==> flow/design.v <==
module datapath (
    part,
    clock,
    value,
    positive,
    reset,
    counter,
    result
);
    input part;
    input clock;
    input [15:0] value;
    input positive;
    input reset;
    output [15:0] counter;
    output [15:0] result;
    wire [15:0] _65 = 16'b0000000000000000;
    wire [15:0] _64 = 16'b0000000000000000;
    wire _102;
    wire _100;
    wire _101;
    wire _103;
    wire [15:0] _104;
    wire _96;
    wire _92;
    wire _93;
    wire _90;
    wire _91;
    wire _94;
    wire _95;
    wire _97;
    wire [15:0] _98;
    wire _86;
    wire _84;
    wire _81;
    wire _82;
    wire _79;
    wire _80;
    wire _83;
    wire _85;
    wire _87;
    wire [15:0] _88;
    wire [41:0] _73 = 42'b000000000000000000000010100011110101110001;
    wire [25:0] _71 = 26'b00000000000000000000000000;
    wire [41:0] _72;
    wire [83:0] _74;
    wire [57:0] _75;
    wire [25:0] _70 = 26'b00000000000000000000000000;
    wire [83:0] _76;
    wire [15:0] _77;
    wire [15:0] _78;
    wire [15:0] _89;
    wire [15:0] _99;
    wire [15:0] _105;
    wire [15:0] _67 = 16'b0000000000000001;
    wire [15:0] _68;
    wire [15:0] _62 = 16'b0000000000000000;
    wire [15:0] _58 = 16'b0000000001100100;
    wire [41:0] _53 = 42'b000000000000000000000010100011110101110001;
    wire [25:0] _51 = 26'b00000000000000000000000000;
    wire [41:0] _52;
    wire [83:0] _54;
    wire [57:0] _55;
    wire [25:0] _50 = 26'b00000000000000000000000000;
    wire [83:0] _56;
    wire [15:0] _57;
    wire [31:0] _59;
    wire [15:0] _60;
    wire [15:0] _48 = 16'b0000000000110010;
    wire [15:0] _44 = 16'b0000000001100100;
    wire [41:0] _39 = 42'b000000000000000000000010100011110101110001;
    wire [25:0] _37 = 26'b00000000000000000000000000;
    wire [41:0] _38;
    wire [83:0] _40;
    wire [57:0] _41;
    wire [25:0] _36 = 26'b00000000000000000000000000;
    wire [83:0] _42;
    wire [15:0] _43;
    wire [31:0] _45;
    wire [15:0] _46;
    wire [15:0] _34;
    wire [15:0] _29 = 16'b0000000001100100;
    wire [41:0] _24 = 42'b000000000000000000000010100011110101110001;
    wire [25:0] _22 = 26'b00000000000000000000000000;
    wire [41:0] _23;
    wire [83:0] _25;
    wire [57:0] _26;
    wire [25:0] _21 = 26'b00000000000000000000000000;
    wire [83:0] _27;
    wire [15:0] _28;
    wire [31:0] _30;
    wire [15:0] _31;
    wire [15:0] _32;
    wire [15:0] _19 = 16'b0000000001100100;
    wire [15:0] _20;
    wire [15:0] _33;
    wire [15:0] _35;
    wire [15:0] _47;
    wire [15:0] _49;
    wire [15:0] _61;
    wire _63;
    wire [15:0] _69;
    wire _2;
    wire [15:0] _106;
    wire [15:0] _107;
    wire [15:0] _3;
    reg [15:0] _66;
    wire vdd = 1'b1;
    wire [15:0] _16 = 16'b0000000000000000;
    wire [15:0] _15 = 16'b0000000000000000;
    wire _6;
    wire [15:0] _137 = 16'b0000000000110010;
    wire [15:0] _133 = 16'b0000000001100100;
    wire [41:0] _128 = 42'b000000000000000000000010100011110101110001;
    wire [25:0] _126 = 26'b00000000000000000000000000;
    wire [41:0] _127;
    wire [83:0] _129;
    wire [57:0] _130;
    wire [25:0] _125 = 26'b00000000000000000000000000;
    wire [83:0] _131;
    wire [15:0] _132;
    wire [31:0] _134;
    wire [15:0] _135;
    wire [15:0] _123;
    wire [15:0] _118 = 16'b0000000001100100;
    wire [41:0] _113 = 42'b000000000000000000000010100011110101110001;
    wire [25:0] _111 = 26'b00000000000000000000000000;
    wire [41:0] _112;
    wire [83:0] _114;
    wire [57:0] _115;
    wire [25:0] _110 = 26'b00000000000000000000000000;
    wire [83:0] _116;
    wire [15:0] _117;
    wire [31:0] _119;
    wire [15:0] _120;
    wire [15:0] _8;
    wire [15:0] _121;
    wire [15:0] _108 = 16'b0000000001100100;
    wire [15:0] _109;
    wire [15:0] _122;
    wire _10;
    wire [15:0] _124;
    wire [15:0] _136;
    wire _12;
    wire [15:0] _138;
    wire [15:0] _13;
    reg [15:0] _18;
    assign _102 = _49 == _62;
    assign _100 = _18 == _62;
    assign _101 = ~ _100;
    assign _103 = _101 & _102;
    assign _104 = _103 ? _67 : _62;
    assign _96 = _49 < _18;
    assign _92 = _49 == _62;
    assign _93 = ~ _92;
    assign _90 = _18 == _62;
    assign _91 = ~ _90;
    assign _94 = _91 & _93;
    assign _95 = _94 & _10;
    assign _97 = _95 & _96;
    assign _98 = _97 ? _67 : _62;
    assign _86 = _18 < _49;
    assign _84 = ~ _10;
    assign _81 = _49 == _62;
    assign _82 = ~ _81;
    assign _79 = _18 == _62;
    assign _80 = ~ _79;
    assign _83 = _80 & _82;
    assign _85 = _83 & _84;
    assign _87 = _85 & _86;
    assign _88 = _87 ? _67 : _62;
    assign _72 = { _71, _8 };
    assign _74 = _72 * _73;
    assign _75 = _74[83:26];
    assign _76 = { _70, _75 };
    assign _77 = _76[15:0];
    assign _78 = _66 + _77;
    assign _89 = _78 + _88;
    assign _99 = _89 + _98;
    assign _105 = _99 + _104;
    assign _68 = _66 + _67;
    assign _52 = { _51, _49 };
    assign _54 = _52 * _53;
    assign _55 = _54[83:26];
    assign _56 = { _50, _55 };
    assign _57 = _56[15:0];
    assign _59 = _57 * _58;
    assign _60 = _59[15:0];
    assign _38 = { _37, _35 };
    assign _40 = _38 * _39;
    assign _41 = _40[83:26];
    assign _42 = { _36, _41 };
    assign _43 = _42[15:0];
    assign _45 = _43 * _44;
    assign _46 = _45[15:0];
    assign _34 = _18 + _32;
    assign _23 = { _22, _8 };
    assign _25 = _23 * _24;
    assign _26 = _25[83:26];
    assign _27 = { _21, _26 };
    assign _28 = _27[15:0];
    assign _30 = _28 * _29;
    assign _31 = _30[15:0];
    assign _32 = _8 - _31;
    assign _20 = _18 + _19;
    assign _33 = _20 - _32;
    assign _35 = _10 ? _34 : _33;
    assign _47 = _35 - _46;
    assign _49 = _12 ? _48 : _47;
    assign _61 = _49 - _60;
    assign _63 = _61 == _62;
    assign _69 = _63 ? _68 : _66;
    assign _2 = part;
    assign _106 = _2 ? _105 : _69;
    assign _107 = _12 ? _62 : _106;
    assign _3 = _107;
    always @(posedge _6) begin
        _66 <= _3;
    end
    assign _6 = clock;
    assign _127 = { _126, _124 };
    assign _129 = _127 * _128;
    assign _130 = _129[83:26];
    assign _131 = { _125, _130 };
    assign _132 = _131[15:0];
    assign _134 = _132 * _133;
    assign _135 = _134[15:0];
    assign _123 = _18 + _121;
    assign _112 = { _111, _8 };
    assign _114 = _112 * _113;
    assign _115 = _114[83:26];
    assign _116 = { _110, _115 };
    assign _117 = _116[15:0];
    assign _119 = _117 * _118;
    assign _120 = _119[15:0];
    assign _8 = value;
    assign _121 = _8 - _120;
    assign _109 = _18 + _108;
    assign _122 = _109 - _121;
    assign _10 = positive;
    assign _124 = _10 ? _123 : _122;
    assign _136 = _124 - _135;
    assign _12 = reset;
    assign _138 = _12 ? _137 : _136;
    assign _13 = _138;
    always @(posedge _6) begin
        _18 <= _13;
    end
    assign counter = _18;
    assign result = _66;
endmodule
# Reports on datapath
# What the tools print for datapath, step after step.
# Lines are those of the file above, counted from 1.
# Operators carry their Yosys type and port widths (W data, S select, Z words).
# Cell names lack the library's common part.
# The mark - stands for no value.
# design
design,datapath
clk_port,clock
cell_library,sky130hd
corner,tt_025C_1v80

# After elaboration
# Source: Yosys, flattened and elaborated, memories not mapped. Widths are those after wreduce. Registers that Yosys merges into a memory's read port (data or address) are not register bits. Print and check cells do not count. Equal cells are merged and count once.
# bits
ff_bits,32
inputBits,20
output_inout_bits,32
wordCells,41
# classes
addsub,11
mul,6
n_cmp,2
n_mux,7
logic,9
n_reduce_logical,4
# op_table
op,n
$mul A16 B20 Y36 const B,3
$mul A10 B5 Y14 const B,3
$sub A16 B16 Y16,4
$mux W16,4
$add A16 B1 Y16,3
$logic_not A16 Y1,3
$add A16 B16 Y16,2
$lt A16 B16 Y1,2
$add A16 B1 Y16 const B,1
$add A16 B7 Y16 const B,1
$and A1 B1 Y1,6
$not A1 Y1,3
$mux W1,3
$reduce_bool A2 Y1,1

# Depth
# Longest topological path by Yosys (ltp), each cell counted once; first at word level (registers and memories cut), then after technology mapping (sequential cells cut; the memories' decode and read muxes count).
# logic_depth
ltp_word,19
ABC_AREA,0
depth_mapped,143
ltp_nobuf,142

# Netlist
# Source: synth_stat.txt of the flow (Yosys; design flattened, memories mapped). It holds for the ABC_AREA given above (unset counts as 0); a run with the other value may have another netlist.
# Totals and module areas in this step are rounded.
# synth_totals
cell_count,2472
area_um2,22800
sequential_area_um2,641
ff_cells,32
n_buf,15
# types
type,n,type_area_um2
ha_1,631,7.9E+03
fa_1,318,6.37E+03
inv_1,613,2.3E+03
xnor2_1,86,753.222
dfxtp_1,32,640.614
a21oi_1,111,555.533
a21o_1,45,337.824
nor2_1,86,322.81
o21ai_0,58,290.278
nand2b_1,39,243.984
xor2_1,27,236.477
nand2_1,58,217.709
nand3_1,41,205.197
nor3_1,33,165.158
o21a_1,22,165.158
o21bai_1,18,135.13
nand4_1,20,125.12
or3_1,16,100.096
# Other cell types: 62; their cells: 218.

# Worst setup path after synthesis
# Path of least setup slack by OpenSTA after synthesis, without wires, with an ideal clock, recovery checks aside; 20% of the period is set as input and as output delay. Where synthesis merged equal registers, the netlist keeps one of their names.
# synth_path
path_kind,input port to flip-flop
start,input value[4]
end,register _66[14]
period_ns,42.0
in_delay_ns,8.400
setup_time_ns,0.070
launch_ns,8.400
t_arrival_ns,38.754
required_ns,41.930
slack_ns,3.176
delay_ns,30.424
path_stages,134
path_buffers,1
period_less_setup_slack_ns,38.824
# "delay_ns" is the arrival time less input delay plus setup time.
# "path_stages": output pins that drive a net of the path, with the launching flip-flop's if there is one; two outputs of one cell count as two.
# "period_less_setup_slack_ns" is the clock period less the worst setup slack; recovery checks do not enter. This is arithmetic on one report: input and output delays are still those of the set period (20% each).
# The rows between start and end are the longest chain of elaborated cells between them; the timing report does not say that the signal goes this way. Where chains are equally long, one stands for them.
# Each line given opens the expression or statement behind the cell; cells for indexed reads and writes are added by Yosys, which also makes memories of some case tables.
# synth_between
cell_sequence,fa_1 inv_1 fa_1 fa_1 inv_1 fa_1 fa_1 inv_1 fa_1 inv_1 ha_1 or4_1 a21oi_1 o21ai_1 o21a_1 o21ai_0 nand2b_1 a21oi_1 (+98 left out) o21ai_0 nand2b_1 a21o_1 a21oi_1 xor2_1 ha_1 inv_1 a222oi_1 o2111ai_1 nor4_1 nand4_1 or4_1 a2111o_1 or4_4 buf_6 o41a_1 or3_1 a21oi_1
elab_chain_len,19
cone_cells,34
classes_between,9 x add/sub; 6 x mul; 2 x compare; 7 x mux; 7 x logic; 3 x reduce/logical
# synth_lines
item,line_no,text
from (decl),12,input [15:0] value;
$mul A16 B20 Y36,198,assign _25 = _23 * _24;
$mul A10 B5 Y14,202,assign _30 = _28 * _29;
$sub A16 B16 Y16,204,assign _32 = _8 - _31;
$sub A16 B16 Y16,206,assign _33 = _20 - _32;
$mux W16,207,assign _35 = _10 ? _34 : _33;
$mul A16 B20 Y36,190,assign _40 = _38 * _39;
$mul A10 B5 Y14,194,assign _45 = _43 * _44;
(+5 left out),-,
$and A1 B1 Y1,169,assign _85 = _83 & _84;
$and A1 B1 Y1,170,assign _87 = _85 & _86;
$mux W1,171,assign _88 = _87 ? _67 : _62;
$add A16 B1 Y16,178,assign _89 = _78 + _88;
$add A16 B1 Y16,179,assign _99 = _89 + _98;
$add A16 B1 Y16,180,assign _105 = _99 + _104;
$mux W16,214,assign _106 = _2 ? _105 : _69;
to (assign),218,_66 <= _3;
to (decl),107,reg [15:0] _66;
# Some nets on the timed path still bear RTL names; the line given drives or declares the net.
# synth_named_nets
signal,line_no,text
_13[15],244,assign _138 = _12 ? _137 : _136;

# Path in the finished layout
# Path of least setup slack in the final report of run 1 (OpenROAD, finished layout, wires in). Where an end is a register, its clock arrival counts in the times.
# layout_path
path_kind,input port to flip-flop
start,input value[4]
end,register _66[15]
period_ns,40.9
in_delay_ns,8.18
setup_time_ns,0.07
launch_ns,8.18
t_arrival_ns,39.72
required_ns,41.10
slack_ns,1.38
path_stages,135
path_buffers,1
# The rows between start and end are the longest chain of elaborated cells between them; the timing report does not say that the signal goes this way. Where chains are equally long, one stands for them.
# layout_between
cell_sequence,dlymetal6s2s_1 fa_1 inv_1 fa_1 fa_1 inv_1 fa_1 fa_1 inv_1 fa_1 inv_1 ha_1 or4_4 a21oi_2 o21ai_2 o21a_1 o21ai_1 nand2b_1 (+99 left out) ha_1 o21ai_0 nand2b_1 a21o_1 a21oi_1 xor2_1 ha_1 inv_1 a222oi_1 o2111ai_1 nor4_2 nand4_1 or4_1 a2111o_1 or4_4 o41a_1 or3_1 a21oi_1
elab_chain_len,19
cone_cells,34
classes_between,9 x add/sub; 6 x mul; 2 x compare; 7 x mux; 7 x logic; 3 x reduce/logical
# layout_lines
item,line_no,text
from (decl),12,input [15:0] value;
$mul A16 B20 Y36,198,assign _25 = _23 * _24;
$mul A10 B5 Y14,202,assign _30 = _28 * _29;
$sub A16 B16 Y16,204,assign _32 = _8 - _31;
$sub A16 B16 Y16,206,assign _33 = _20 - _32;
$mux W16,207,assign _35 = _10 ? _34 : _33;
$mul A16 B20 Y36,190,assign _40 = _38 * _39;
$mul A10 B5 Y14,194,assign _45 = _43 * _44;
(+5 left out),-,
$and A1 B1 Y1,169,assign _85 = _83 & _84;
$and A1 B1 Y1,170,assign _87 = _85 & _86;
$mux W1,171,assign _88 = _87 ? _67 : _62;
$add A16 B1 Y16,178,assign _89 = _78 + _88;
$add A16 B1 Y16,179,assign _99 = _89 + _98;
$add A16 B1 Y16,180,assign _105 = _99 + _104;
$mux W16,214,assign _106 = _2 ? _105 : _69;
to (assign),218,_66 <= _3;
to (decl),107,reg [15:0] _66;
# Some nets on the timed path still bear RTL names; the line given drives or declares the net.
# layout_named_nets
signal,line_no,text
_13[15],244,assign _138 = _12 ? _137 : _136;

FLOW RESULTS
============

datapath through Yosys and OpenROAD on sky130hd: 2 stored runs, unordered, with their settings and measured results. The constraints put input and output delay at 20% of the set period each and load the outputs with 0.01 pF.
"clock_period_reached_ns" means the clock period less the worst setup slack. The figure is calculated, with input and output delays left at 20% of the set period.
"critical_path_time_ns" is the time allowed to the run's worst setup path (the clock period less input and output delay, where it has them) less its slack. Clock arrival times count: a late capture clock shortens it, a late launch clock lengthens it.
Measured values are rounded.

Run 1, flow files:
==> flow/run.sh <==
#!/bin/bash
# the make line also repeats the synthesis and layout settings of config.mk as NAME=value (left out here)
make -C /OpenROAD-flow-scripts/flow DESIGN_CONFIG=/design/flow/config.mk WORK_HOME=/design/flow/orfs CLKGATE_MAP_FILE= finish
==> flow/config.mk <==
export PLATFORM = sky130hd
export DESIGN_NAME = datapath
export DESIGN_NICKNAME = datapath
export VERILOG_FILES = /design/flow/design.v
export SDC_FILE = /design/flow/constraint.sdc
export NUM_CORES = 4
export LEC_CHECK = 0
export CAP_MARGIN = 20
export CORE_MARGIN = 2
export CORE_UTILIZATION = 40
export SLEW_MARGIN = 20
==> flow/constraint.sdc <==
create_clock -name core_clock -period 40.9 [get_ports {clock}]
set_input_delay 8.1800 -clock core_clock [delete_from_list [all_inputs] [get_ports {clock}]]
set_output_delay 8.1800 -clock core_clock [all_outputs]
set_load 0.01 [all_outputs]

==> results of run 1, as CSV <==
result,value
finalCellArea_um2,25200
synth_area_um2,22800
total_die_area_um2,58800
critical_path_time_ns,31.34
path_kind,"input port to flip-flop"
worstSetupSlack_ns,1.38
timing.setup.tns_ns,0.000
clock_period_reached_ns,39.517
worst_hold_slack_ns,0.508
layout_utilization_frac,0.448

Run 2, flow files:
==> flow/run.sh <==
#!/bin/bash
# the make line also repeats the synthesis and layout settings of config.mk as NAME=value (left out here)
make -C /OpenROAD-flow-scripts/flow DESIGN_CONFIG=/design/flow/config.mk WORK_HOME=/design/flow/orfs CLKGATE_MAP_FILE= finish
==> flow/config.mk <==
export PLATFORM = sky130hd
export DESIGN_NAME = datapath
export DESIGN_NICKNAME = datapath
export VERILOG_FILES = /design/flow/design.v
export SDC_FILE = /design/flow/constraint.sdc
export NUM_CORES = 4
export LEC_CHECK = 0
export CAP_MARGIN = 20
export CELL_PAD_IN_SITES_DETAIL_PLACEMENT = 1
export CORE_ASPECT_RATIO = 1.26
export CORE_MARGIN = 2
export CORE_UTILIZATION = 29
export CTS_CLUSTER_DIAMETER = 55
export SETUP_SLACK_MARGIN = 5.0
export SLEW_MARGIN = 20
==> flow/constraint.sdc <==
create_clock -name core_clock -period 41.2 [get_ports {clock}]
set_input_delay 8.2400 -clock core_clock [delete_from_list [all_inputs] [get_ports {clock}]]
set_output_delay 8.2400 -clock core_clock [all_outputs]
set_load 0.01 [all_outputs]

==> results of run 2, as CSV <==
result,value
worst_hold_slack_ns,0.501
synth_area_um2,22800
timing.setup.tns_ns,0.000
total_die_area_um2,80800
layout_utilization_frac,0.348
finalCellArea_um2,27100
worstSetupSlack_ns,2.35
clock_period_reached_ns,38.848
critical_path_time_ns,30.61
path_kind,"input port to flip-flop"
